==> flow/design.v <==
`timescale 1ns / 1ps
module debounce_one_shot(
    input CLK,
    input EN,
    input RST,
    input BTN,
    output logic DB_BTN
    );
    localparam logic [7:0] c_LOW_GOING_HIGH_CLOCKS = 8'h19;  
    localparam logic [7:0] c_HIGH_GOING_LOW_CLOCKS = 8'h33;  
    localparam logic [7:0] c_ONE_SHOT_CLOCKS       = 8'h01;  
    typedef enum { ST_init, ST_BTN_low, ST_BTN_low_to_high, ST_BTN_high, ST_BTN_high_to_low, ST_one_shot} STATES;
    STATES NS, PS;
    logic [7:0] s_db_count;
    logic s_count_rst, s_count_inc;
    always_ff @(posedge CLK) begin
        if (RST == 1'b1)
            s_db_count <= 8'h00;
        else if (EN == 1'b1) begin
            if (s_count_rst == 1'b1)
                s_db_count <= 8'h00;
            else if (s_count_inc == 1'b1)
                s_db_count <= s_db_count + 1;
        end
    end
    always_ff @(posedge CLK) begin
       if (RST == 1'b1)
           PS <= ST_init;
       else if (EN == 1'b1)
           PS <= NS; 
    end
    always_comb begin
        NS = ST_init;
        DB_BTN = 1'b0;
        s_count_rst = 1'b0;
        s_count_inc = 1'b0;
        case (PS)
            ST_init: begin           
                NS = ST_BTN_low;
                DB_BTN = 1'b0;
                s_count_rst = 1'b1;
            end
            ST_BTN_low: begin    
                if (BTN == 1'b1) begin        
                    NS = ST_BTN_low_to_high;  
                    s_count_inc = 1'b1;        
                end
                else begin
                    NS = ST_BTN_low;         
                    s_count_rst = 1'b1;
                end
            end
            ST_BTN_low_to_high: begin    
                if (BTN == 1'b1) begin   
                    if (s_db_count == c_LOW_GOING_HIGH_CLOCKS) begin 
                        NS = ST_BTN_high;
                        s_count_rst = 1'b1;
                    end
                    else begin           
                        NS = ST_BTN_low_to_high;
                        s_count_inc = 1'b1;
                    end
                end
                else begin               
                    NS = ST_BTN_low;
                    s_count_rst = 1'b1;
                end
            end
            ST_BTN_high: begin           
                if (BTN == 1'b1) begin 
                    NS = ST_BTN_high;
                    s_count_rst = 1'b1;
                end
                else begin               
                    NS = ST_BTN_high_to_low;
                    s_count_inc = 1'b1;
                end
            end
            ST_BTN_high_to_low: begin
                if (BTN == 1'b0) begin   
                    if (s_db_count == c_HIGH_GOING_LOW_CLOCKS) begin 
                        NS = ST_one_shot;
                        s_count_rst = 1'b1;
                    end
                    else begin           
                        NS = ST_BTN_high_to_low;
                        s_count_inc = 1'b1;
                    end
                end
                else begin               
                    NS = ST_BTN_high;
                    s_count_rst = 1'b1;
                end 
            end
            ST_one_shot: begin   
                if (s_db_count == c_ONE_SHOT_CLOCKS) begin  
                    NS = ST_init;
                    s_count_rst = 1'b1;
                    DB_BTN = 1'b0;
                end
                else begin               
                    NS = ST_one_shot;
                    s_count_inc = 1'b1;
                    DB_BTN = 1'b1;
                end
            end
            default: begin               
                NS = ST_init;
                s_count_rst = 1'b1;
                s_count_inc = 1'b0;
                DB_BTN = 1'b0;
            end
        endcase
    end
endmodule
`timescale 1ns / 1ps
module position_mover(   
    input RBTN,  
    input LBTN,  
    input clock,
    input en,
    input reset,
    input rst,
    output [2:0] columnPosition
    );
    logic [2:0] position;
    always_ff @(posedge clock) begin
        if (reset)
            position <= 3'b011;
        else if (!en)
            position <= position;
        else if (rst)
            position <= 3'b011;
        else begin
            if(RBTN && !LBTN && position < 6)        
                position <= position + 1;
            else if (LBTN && !RBTN && position > 0)  
                position <= position - 1;
        end
    end   
    assign columnPosition = position;  
endmodule
`timescale 1ns / 1ps
module game_state(
    input clock,
    input en,                                
    input reset,                             
    input rst,                               
    input select,                            
    input [2:0] columnPosition,
    output logic [7:0][7:0] green_grid,        
    output logic [7:0][7:0] blue_grid        
    );
    reg turn;     
    always_ff @ (posedge clock) begin 
        if (reset)
            turn <= 0;
        else if (!en)
            turn <= turn;
        else if (rst)                                 
            turn <= 0;
        else begin
            if (select)                          
                turn <= ~turn;
        end
    end
    reg [7:0] topRow;
    always_comb begin
        case (columnPosition)
            3'b000: topRow = 8'b01111111;                
            3'b001: topRow = 8'b10111111;                
            3'b010: topRow = 8'b11011111;
            3'b011: topRow = 8'b11101111;
            3'b100: topRow = 8'b11110111;
            3'b101: topRow = 8'b11111011;
            3'b110: topRow = 8'b11111101;
            default: topRow = 8'b11111111;
        endcase;
    end
    reg [6:0][2:0] columnCount;                  
    always_ff @ (posedge clock) begin
        if (reset) begin
            for(int i = 0; i < 7; i ++) begin 
                columnCount[i] <= 3'b000; 
            end
        end
        else if (!en) begin
        end
        else if (rst) begin                                 
            for(int i = 0; i < 7; i ++) begin 
                columnCount[i] <= 3'b000; 
            end
        end    
        else begin
            if(select && columnCount[columnPosition] < 5)   
                columnCount[columnPosition] <= columnCount[columnPosition] + 1;
        end
    end
    always_ff @ (posedge clock) begin
      if (reset) begin
        for(int i = 0; i < 8; i++) begin
            green_grid[i] <= 8'b11111111;
            blue_grid[i] <= 8'b11111111;
        end
      end
      else if (en) begin
        case (turn)
            (1'b0): begin 
                    green_grid[0] <= topRow;
                    blue_grid[0] <= 8'b11111111;
             end
            (1'b1): begin
                blue_grid[0] <= topRow;
                green_grid[0] <= 8'b11111111;
             end
        endcase
        if (rst) begin                           
            for(int i = 1; i < 8; i++) begin
                green_grid[i] <= 8'b11111111;
                blue_grid[i] <= 8'b11111111;
            end
        end 
        else begin
            if (select) begin                    
                case (turn)
                    (1'b0):  green_grid[7 - columnCount[columnPosition]][7 - columnPosition] <= 1'b0; 
                    (1'b1): blue_grid[7 - columnCount[columnPosition]][7 - columnPosition] <= 1'b0;
                endcase
            end
        end
      end
    end
endmodule
`timescale 1ns / 1ps
module matrix_driver(
    input clock,  
    input en,
    input reset,
    input [7:0][7:0] green_grid, blue_grid,        
    output logic [7:0] green_driver, blue_driver, row_driver    
    );
    logic [2:0] count;                           
    always_ff @ (posedge clock) begin
        if (reset)
            count <= 3'b000;
        else if (en)
            count <= count + 3'b001;
    end
    always @ (*)  begin                           
        case (count)                             
            3'b000: row_driver = 8'b00000001;        
            3'b001: row_driver = 8'b00000010;       
            3'b010: row_driver = 8'b00000100;
            3'b011: row_driver = 8'b00001000;
            3'b100: row_driver = 8'b00010000;
            3'b101: row_driver = 8'b00100000;
            3'b110: row_driver = 8'b01000000;
            3'b111: row_driver = 8'b10000000;
            default: row_driver = 8'b00000000;
        endcase
    end
    assign green_driver = green_grid[count];         
    assign blue_driver = blue_grid[count];
endmodule
`timescale 1ns / 1ps
module connect_four(
    input clock,
    input reset,                        
    input rbtn, lbtn, mbtn, bbtn,
    output logic [7:0] row, greenColumn, blueColumn  
    );
    logic inter_clock, db_mbtn, db_bbtn, db_lbtn, db_rbtn;
    logic [7:0][7:0] blue_gridTest, green_gridTest;
    logic [2:0] position;
    logic [7:0] topRow;
    clk_div MYCLOCK (
        .clk(clock),
        .reset(reset),
        .sclk(inter_clock)
    );   
    debounce_one_shot debouncer1 (
        .CLK(clock),
        .EN(inter_clock),
        .RST(reset),
        .BTN(mbtn),
        .DB_BTN(db_mbtn)
    );
    debounce_one_shot debouncer2 (
        .CLK(clock),
        .EN(inter_clock),
        .RST(reset),
        .BTN(bbtn),
        .DB_BTN(db_bbtn)
    );
    debounce_one_shot debouncer3 (   
        .CLK(clock),
        .EN(inter_clock),
        .RST(reset),
        .BTN(rbtn),
        .DB_BTN(db_rbtn)
    );
    debounce_one_shot debouncer4 (   
        .CLK(clock),
        .EN(inter_clock),
        .RST(reset),
        .BTN(lbtn),
        .DB_BTN(db_lbtn)
    );
    position_mover mover(
        .RBTN(db_rbtn),
        .LBTN(db_lbtn),
        .rst(db_bbtn),
        .clock(clock),
        .en(inter_clock),
        .reset(reset),
        .columnPosition(position)
    );
    game_state game(
        .clock(clock),
        .en(inter_clock),
        .reset(reset),
        .rst(db_bbtn),
        .select(db_mbtn),
        .columnPosition(position),
        .green_grid(green_gridTest),
        .blue_grid(blue_gridTest)
    );
    matrix_driver driver (
        .clock(clock),
        .en(inter_clock),
        .reset(reset),
        .blue_grid(blue_gridTest),
        .green_grid(green_gridTest),
        .green_driver(greenColumn),
        .blue_driver(blueColumn),
        .row_driver(row)
    );
endmodule
module clk_div (
    input clk,
    input reset,
    output sclk
    );
  localparam integer MAX_COUNT = 60; 
  integer div_cnt;
  reg tmp_clk; 
   always @ (posedge clk)              
   begin
         if (reset)
         begin
            tmp_clk <= 0;
            div_cnt <= 0;
         end else if (div_cnt == MAX_COUNT) 
         begin
            tmp_clk <= ~tmp_clk; 
            div_cnt <= 0;
         end else
            div_cnt <= div_cnt + 1;  
   end 
   assign sclk = (div_cnt == MAX_COUNT) && !tmp_clk; 
endmodule
-- Tool chain data of connect_four
Each step is given for the RTL above and for the edited RTL.
Lines under "original" count in the file above, lines under "edited" in the edited file.
"difference" is "edited" less "original", of the values as shown; "relative change" is that difference over "original", in percent.
Operators carry their Yosys type and port widths (W data, S select, Z words).
Library cell names are shortened.
A cell with -- has no value.
- top module: connect_four
- clock: clock
- library: sky130hd
- library corner: tt_025C_1v80

-- Diff
Unified diff, file above to edited file.
This change comes from a script, not from a designer. The edited design behaves differently; no optimisation was intended.
begin of diff
@@ -240,5 +240,5 @@
     output logic [7:0] green_driver, blue_driver, row_driver    
     );
-    logic [2:0] count;                           
+    logic [1:0] count;                           
     always_ff @ (posedge clock) begin
         if (reset)
end of diff

-- After elaboration
Yosys after proc, flatten, opt, wreduce and memory -nomap, before mapping. Print and check cells are not counted.
Memory sizes are those after Yosys's memory passes, which may raise the word count (mostly to a power of two), join words into wider ones and drop unused or constant bits.
- storage and ports (what ; original ; edited ; difference ; relative change (%)):
    bits in registers ; 349 ; 348 ; -1 ; -0.29
    ROM bits ; 64 ; 0 ; -64 ; -100.00
    word width x clocked read ports ; 8 ; 0 ; -8 ; -100.00
    memories ; 1 ; 0 ; -1 ; -100.00
    output and inout port bits ; 24 ; 24 ; 0 ; 0.00
    cells after elaboration ; 286 ; 288 ; +2 ; +0.70
- cells by class (what ; original ; edited ; difference ; relative change (%)):
    add/sub/neg operators ; 14 ; 14 ; 0 ; 0.00
    multipliers ; 1 ; 1 ; 0 ; 0.00
    $lt $le $gt $ge ; 3 ; 3 ; 0 ; 0.00
    equality and inequality tests ; 41 ; 44 ; +3 ; +7.32
    shifts and indexed selects ; 7 ; 7 ; 0 ; 0.00
    mux-type cells ; 142 ; 141 ; -1 ; -0.70
    bitwise operators ; 10 ; 10 ; 0 ; 0.00
    reduce/logical cells ; 31 ; 32 ; +1 ; +3.23
- memories (what ; original ; edited):
    words x width with read and write ports ; 8x8 r1 w0 ; (none)
- operators with widths (operator ; original ; edited ; difference ; relative change (%)):
    $mux W3 ; 20 ; 18 ; -2 ; -10.00
    $shiftx A64 B7 Y8 ; 2 ; 0 ; -2 ; -100.00
    $eq A2 B2 Y1 const B ; 0 ; 2 ; +2 ; --
    $shiftx A64 B6 Y8 ; 0 ; 2 ; +2 ; --
    $add A3 B1 Y3 const B ; 3 ; 2 ; -1 ; -33.33
    $add A2 B1 Y2 const B ; 0 ; 1 ; +1 ; --
    $eq A2 B1 Y1 const B ; 0 ; 1 ; +1 ; --
    $logic_not A2 Y1 ; 0 ; 1 ; +1 ; --
    $pmux W8 S4 ; 0 ; 1 ; +1 ; --
    $mux W1 ; 62 ; 62 ; 0 ; 0.00
    $mux W8 ; 28 ; 28 ; 0 ; 0.00
    $eq A32 B2 Y1 const B ; 8 ; 8 ; 0 ; 0.00
    $eq A32 B3 Y1 const B ; 8 ; 8 ; 0 ; 0.00
    $mux W32 ; 8 ; 8 ; 0 ; 0.00
    $pmux W1 S5 ; 8 ; 8 ; 0 ; 0.00
    $reduce_and A2 Y1 ; 7 ; 7 ; 0 ; 0.00
    $logic_and A1 B1 Y1 ; 6 ; 6 ; 0 ; 0.00
    $reduce_bool A2 Y1 ; 6 ; 6 ; 0 ; 0.00
    $add A8 B1 Y8 const B ; 4 ; 4 ; 0 ; 0.00
    $eq A32 B1 Y1 const B ; 4 ; 4 ; 0 ; 0.00
    $eq A8 B1 Y1 const B ; 4 ; 4 ; 0 ; 0.00
    $eq A8 B5 Y1 const B ; 4 ; 4 ; 0 ; 0.00
    $eq A8 B6 Y1 const B ; 4 ; 4 ; 0 ; 0.00
    $logic_not A32 Y1 ; 4 ; 4 ; 0 ; 0.00
    $mux W2 ; 4 ; 4 ; 0 ; 0.00
    $pmux W32 S6 ; 4 ; 4 ; 0 ; 0.00
    $eq A3 B3 Y1 const B ; 3 ; 3 ; 0 ; 0.00
    $logic_not A1 Y1 ; 3 ; 3 ; 0 ; 0.00
Not every row of either side is listed.

-- Logic depth
Yosys ltp: most cells in a row. Word level: on the elaborated netlist, between registers, memories and ports. Mapped: between sequential cells and ports; inverters and the memories' decode and read muxes count.
- depth (what ; original ; edited ; difference ; relative change (%)):
    depth after elaboration ; 12 ; 12 ; 0 ; 0.00
    ABC_AREA ; 0 ; 0 ; -- ; --
    depth in mapped cells ; 18 ; 16 ; -2 ; -11.11
    gate-level depth less buffers ; 14 ; 13 ; -1 ; -7.14

-- After synthesis
Yosys stat after the flow's synthesis: flattened, memories mapped to cells. It holds for the ABC_AREA given above (unset counts as 0); a run with the other value may have another netlist.
- cells by type (cell type ; original ; edited ; difference ; relative change (%)):
    a21oi_1 ; 144 ; 51 ; -93 ; -64.58
    dfxtp_1 ; 253 ; 180 ; -73 ; -28.85
    nor2_1 ; 182 ; 135 ; -47 ; -25.82
    buf_2 ; 29 ; 4 ; -25 ; -86.21
    nand4_1 ; 12 ; 37 ; +25 ; +208.33
    mux4_2 ; 34 ; 17 ; -17 ; -50.00
    o22a_1 ; 17 ; 0 ; -17 ; -100.00
    a31oi_1 ; 14 ; 31 ; +17 ; +121.43
    o21ai_0 ; 35 ; 51 ; +16 ; +45.71
    and3_1 ; 24 ; 8 ; -16 ; -66.67
    nor3_1 ; 33 ; 21 ; -12 ; -36.36
    mux2_2 ; 17 ; 5 ; -12 ; -70.59
    a211o_1 ; 12 ; 0 ; -12 ; -100.00
    nand3_1 ; 54 ; 43 ; -11 ; -20.37
    nor4_1 ; 15 ; 26 ; +11 ; +73.33
    o22ai_1 ; 5 ; 16 ; +11 ; +220.00
    clkbuf_1 ; 47 ; 57 ; +10 ; +21.28
    xnor2_1 ; 12 ; 22 ; +10 ; +83.33
Not every row of either side is listed.
- synthesis totals (what ; original ; edited ; difference ; relative change (%)):
    standard cells after synthesis ; 1372 ; 1106 ; -266 ; -19.39
    synthesis area (um^2) ; 12240.5 ; 9369.0 ; -2871.5 ; -23.46
    sequential part of the area (um^2) ; 5064.9 ; 3603.5 ; -1461.4 ; -28.85
    flip-flops ; 253 ; 180 ; -73 ; -28.85
By module: a second synthesis without flattening, with its own total; a netlist apart from the flattened one above.
- second synthesis, totals (what ; original ; edited ; difference ; relative change (%)):
    cells (unflattened synthesis) ; 1491 ; 1442 ; -49 ; -3.29
    area (unflattened synthesis) (um^2) ; 13211.4 ; 12395.6 ; -815.8 ; -6.17
Rows give one instance, submodules left out.
- by module, original (module ; times used ; cells ; area (um^2) ; sequential area (um^2)):
    game_state ; 1 ; 747 ; 6312.3 ; 3002.9
    debounce_one_shot ; 4 ; 110 ; 895.9 ; 280.3
    clk_div ; 1 ; 195 ; 1699.1 ; 660.6
    matrix_driver ; 1 ; 86 ; 1405.1 ; 220.2
    position_mover ; 1 ; 23 ; 211.5 ; 60.1
    connect_four ; 1 ; 0 ; 0.0 ; 0.0
- by module, edited (module ; times used ; cells ; area (um^2) ; sequential area (um^2)):
    game_state ; 1 ; 747 ; 6312.3 ; 3002.9
    debounce_one_shot ; 4 ; 110 ; 895.9 ; 280.3
    clk_div ; 1 ; 195 ; 1699.1 ; 660.6
    matrix_driver ; 1 ; 37 ; 589.3 ; 40.0
    position_mover ; 1 ; 23 ; 211.5 ; 60.1
    connect_four ; 1 ; 0 ; 0.0 ; 0.0

-- Path before layout
Path of least setup slack by OpenSTA after synthesis, without wires, with an ideal clock, recovery checks aside; 20% of the period is set as input and as output delay. Where synthesis merged equal registers, the netlist keeps one of their names.
- path post-synthesis (what ; original ; edited ; difference ; relative change (%)):
    path kind ; flip-flop to output port ; flip-flop to output port ; -- ; --
    from ; register driver.count[1] ; register driver.count[1] ; -- ; --
    to ; output blueColumn[0] ; output blueColumn[0] ; -- ; --
    period (ns) ; 10.0 ; 10.0 ; 0.0 ; 0.00
    output delay (ns) ; 2.000 ; 2.000 ; 0.000 ; 0.00
    arrival time (ns) ; 2.251 ; 1.910 ; -0.341 ; -15.15
    data required time (ns) ; 8.000 ; 8.000 ; 0.000 ; 0.00
    setup slack (ns) ; 5.749 ; 6.090 ; +0.341 ; --
    delay of the path (ns) ; 2.251 ; 1.910 ; -0.341 ; -15.15
    stages on the path ; 6 ; 4 ; -2 ; -33.33
    buffers on the path ; 3 ; 2 ; -1 ; -33.33
    synthesis period reached (ns) ; 4.251 ; 3.91 ; -0.341 ; -8.02
"delay of the path" = arrival - input delay + setup time.
At an output port there is no setup time.
"stages on the path": output pins that drive a net of the path, with the launching flip-flop's if there is one; two outputs of one cell count as two.
"synthesis period reached" is the clock period less the worst setup slack; recovery checks do not enter. This is arithmetic on one report: input and output delays are still those of the set period (20% each).
The rows between start and end are the longest chain of elaborated cells between them; the timing report does not say that the signal goes this way. Where chains are equally long, one stands for them.
Each line given opens the expression or statement behind the cell; cells for indexed reads and writes are added by Yosys, which also makes memories of some case tables.
Between the ends, post-synthesis, original:
- cells stage by stage: dfxtp_1 > clkbuf_1 > clkbuf_1 > clkbuf_1 > mux4_2 > mux2_2
- length of the longest elaborated chain: 1
- elaborated cells on any way between the ends at 1
- RTL lines with such cells: 1
- those cells by class: 1 x shift
- ends and longest elaborated chain, post-synthesis, original (what ; RTL line ; source):
    start: declaration ; 242 ; logic [2:0] count;
    start: assignment ; 245 ; count <= 3'b000;
    start: assignment ; 247 ; count <= count + 3'b001;
    $shiftx A64 B7 Y8 ; 263 ; assign blue_driver = blue_grid[count];
    end: declaration ; 270 ; output logic [7:0] row, greenColumn, blueColumn
Between the ends, post-synthesis, edited:
- cells stage by stage: dfxtp_1 > clkbuf_1 > clkbuf_1 > mux4_2
- length of the longest elaborated chain: 1
- elaborated cells on any way between the ends at 1
- RTL lines with such cells: 1
- those cells by class: 1 x shift
- ends and longest elaborated chain, post-synthesis, edited (what ; RTL line ; source):
    start: declaration ; 242 ; logic [1:0] count;
    start: assignment ; 245 ; count <= 3'b000;
    start: assignment ; 247 ; count <= count + 3'b001;
    $shiftx A64 B6 Y8 ; 263 ; assign blue_driver = blue_grid[count];
    end: declaration ; 270 ; output logic [7:0] row, greenColumn, blueColumn

-- Worst path after layout
From the final timing report of the runs of pair 1: the path of least setup slack in the routed layout; clock arrival at registers is part of the times.
- path post-layout (what ; original ; edited ; difference ; relative change (%)):
    path kind ; flip-flop to output port ; flip-flop to output port ; -- ; --
    from ; register driver.count[1] ; register driver.count[0] ; -- ; --
    to ; output greenColumn[0] ; output greenColumn[2] ; -- ; --
    period (ns) ; 10.0 ; 10.0 ; 0.0 ; 0.00
    output delay (ns) ; 2.00 ; 2.00 ; 0.00 ; 0.00
    arrival time (ns) ; 2.91 ; 2.37 ; -0.54 ; -18.56
    data required time (ns) ; 8.00 ; 8.00 ; 0.00 ; 0.00
    setup slack (ns) ; 5.09 ; 5.63 ; +0.54 ; --
    stages on the path ; 5 ; 3 ; -2 ; -40.00
    buffers on the path ; 2 ; 1 ; -1 ; -50.00
The rows between start and end are the longest chain of elaborated cells between them; the timing report does not say that the signal goes this way. Where chains are equally long, one stands for them.
Between the ends, post-layout, original:
- cells stage by stage: dfxtp_2 > buf_4 > mux4_2 > mux2_2 > clkdlybuf4s50_1
- length of the longest elaborated chain: 1
- elaborated cells on any way between the ends at 1
- RTL lines with such cells: 1
- those cells by class: 1 x shift
- ends and longest elaborated chain, post-layout, original (what ; RTL line ; source):
    start: declaration ; 242 ; logic [2:0] count;
    start: assignment ; 245 ; count <= 3'b000;
    start: assignment ; 247 ; count <= count + 3'b001;
    $shiftx A64 B7 Y8 ; 262 ; assign green_driver = green_grid[count];
    end: declaration ; 270 ; output logic [7:0] row, greenColumn, blueColumn
Between the ends, post-layout, edited:
- cells stage by stage: dfxtp_1 > mux4_2 > clkdlybuf4s50_1
- length of the longest elaborated chain: 1
- elaborated cells on any way between the ends at 1
- RTL lines with such cells: 1
- those cells by class: 1 x shift
- ends and longest elaborated chain, post-layout, edited (what ; RTL line ; source):
    start: declaration ; 242 ; logic [1:0] count;
    start: assignment ; 245 ; count <= 3'b000;
    start: assignment ; 247 ; count <= count + 3'b001;
    $shiftx A64 B6 Y8 ; 262 ; assign green_driver = green_grid[count];
    end: declaration ; 270 ; output logic [7:0] row, greenColumn, blueColumn

-- Measured runs
Runs of the flow (Yosys, OpenROAD) on both versions; the two runs of a pair have the same settings. The constraints put input and output delay at 20% of the set period each and load the outputs with 0.01 pF.
Flow settings, pair 1:
- CORE_UTILIZATION at 40
- noted PLACE_DENSITY: 0.6
- noted period_ns: 10.0
- noted CAP_MARGIN: 20
- noted CORE_MARGIN: 2
- SLEW_MARGIN at 20
- final reports, pair 1 (what ; original ; edited ; difference ; relative change (%)):
    synthesis area (um^2) ; 12240.5 ; 9369.0 ; -2871.5 ; -23.46
    full die area (um^2) ; 32015.9 ; 24663.1 ; -7352.8 ; -22.97
    area of the standard cells in the finished layout (um^2) ; 13658.1 ; 10555.1 ; -3103.0 ; -22.72
    utilization after routing (%) ; 45.0 ; 45.4 ; +0.4 ; --
    smallest setup slack (ns) ; 5.095 ; 5.632 ; +0.537 ; --
    summed negative setup slack (ns) ; 0.000 ; 0.000 ; 0.000 ; --
    final worst hold slack (ns) ; 0.462 ; 0.450 ; -0.012 ; --
    power (mW) ; 2.080 ; 1.443 ; -0.637 ; -30.62
    period reached (ns) ; 4.905 ; 4.368 ; -0.537 ; -10.95
Flow settings, pair 2:
- noted ABC_AREA: 1
- noted CAP_MARGIN: 35
- CELL_PAD_IN_SITES_GLOBAL_PLACEMENT at 1
- noted CORE_MARGIN: 6
- CORE_UTILIZATION at 33
- CTS_CLUSTER_DIAMETER at 65
- noted CTS_CLUSTER_SIZE: 29
- noted GPL_TIMING_DRIVEN: 1
- noted PLACE_DENSITY_LB_ADDON: 0.02
- noted period_ns: 3.85
- SLEW_MARGIN at 20
- final reports, pair 2 (what ; original ; edited ; difference ; relative change (%)):
    synthesis area (um^2) ; 13410.4 ; 10073.4 ; -3337.0 ; -24.88
    full die area (um^2) ; 45618.6 ; 34862.5 ; -10756.1 ; -23.58
    area of the standard cells in the finished layout (um^2) ; 15257.1 ; 11239.5 ; -4017.6 ; -26.33
    utilization after routing (%) ; 38.2 ; 37.7 ; -0.5 ; --
    smallest setup slack (ns) ; 0.169 ; 0.490 ; +0.321 ; --
    summed negative setup slack (ns) ; 0.000 ; 0.000 ; 0.000 ; --
    final worst hold slack (ns) ; 0.444 ; 0.443 ; -0.001 ; --
    power (mW) ; 5.733 ; 3.542 ; -2.191 ; -38.22
    period reached (ns) ; 3.681 ; 3.360 ; -0.321 ; -8.72
By "period reached" is meant the clock period of the run minus its worst setup slack. This is arithmetic on one report: input and output delays are still those of the set period (20% each).
By "power" is meant OpenSTA's value without simulated activity: inputs other than the clock are taken to toggle once in ten clock periods, and the tool carries that through the logic.
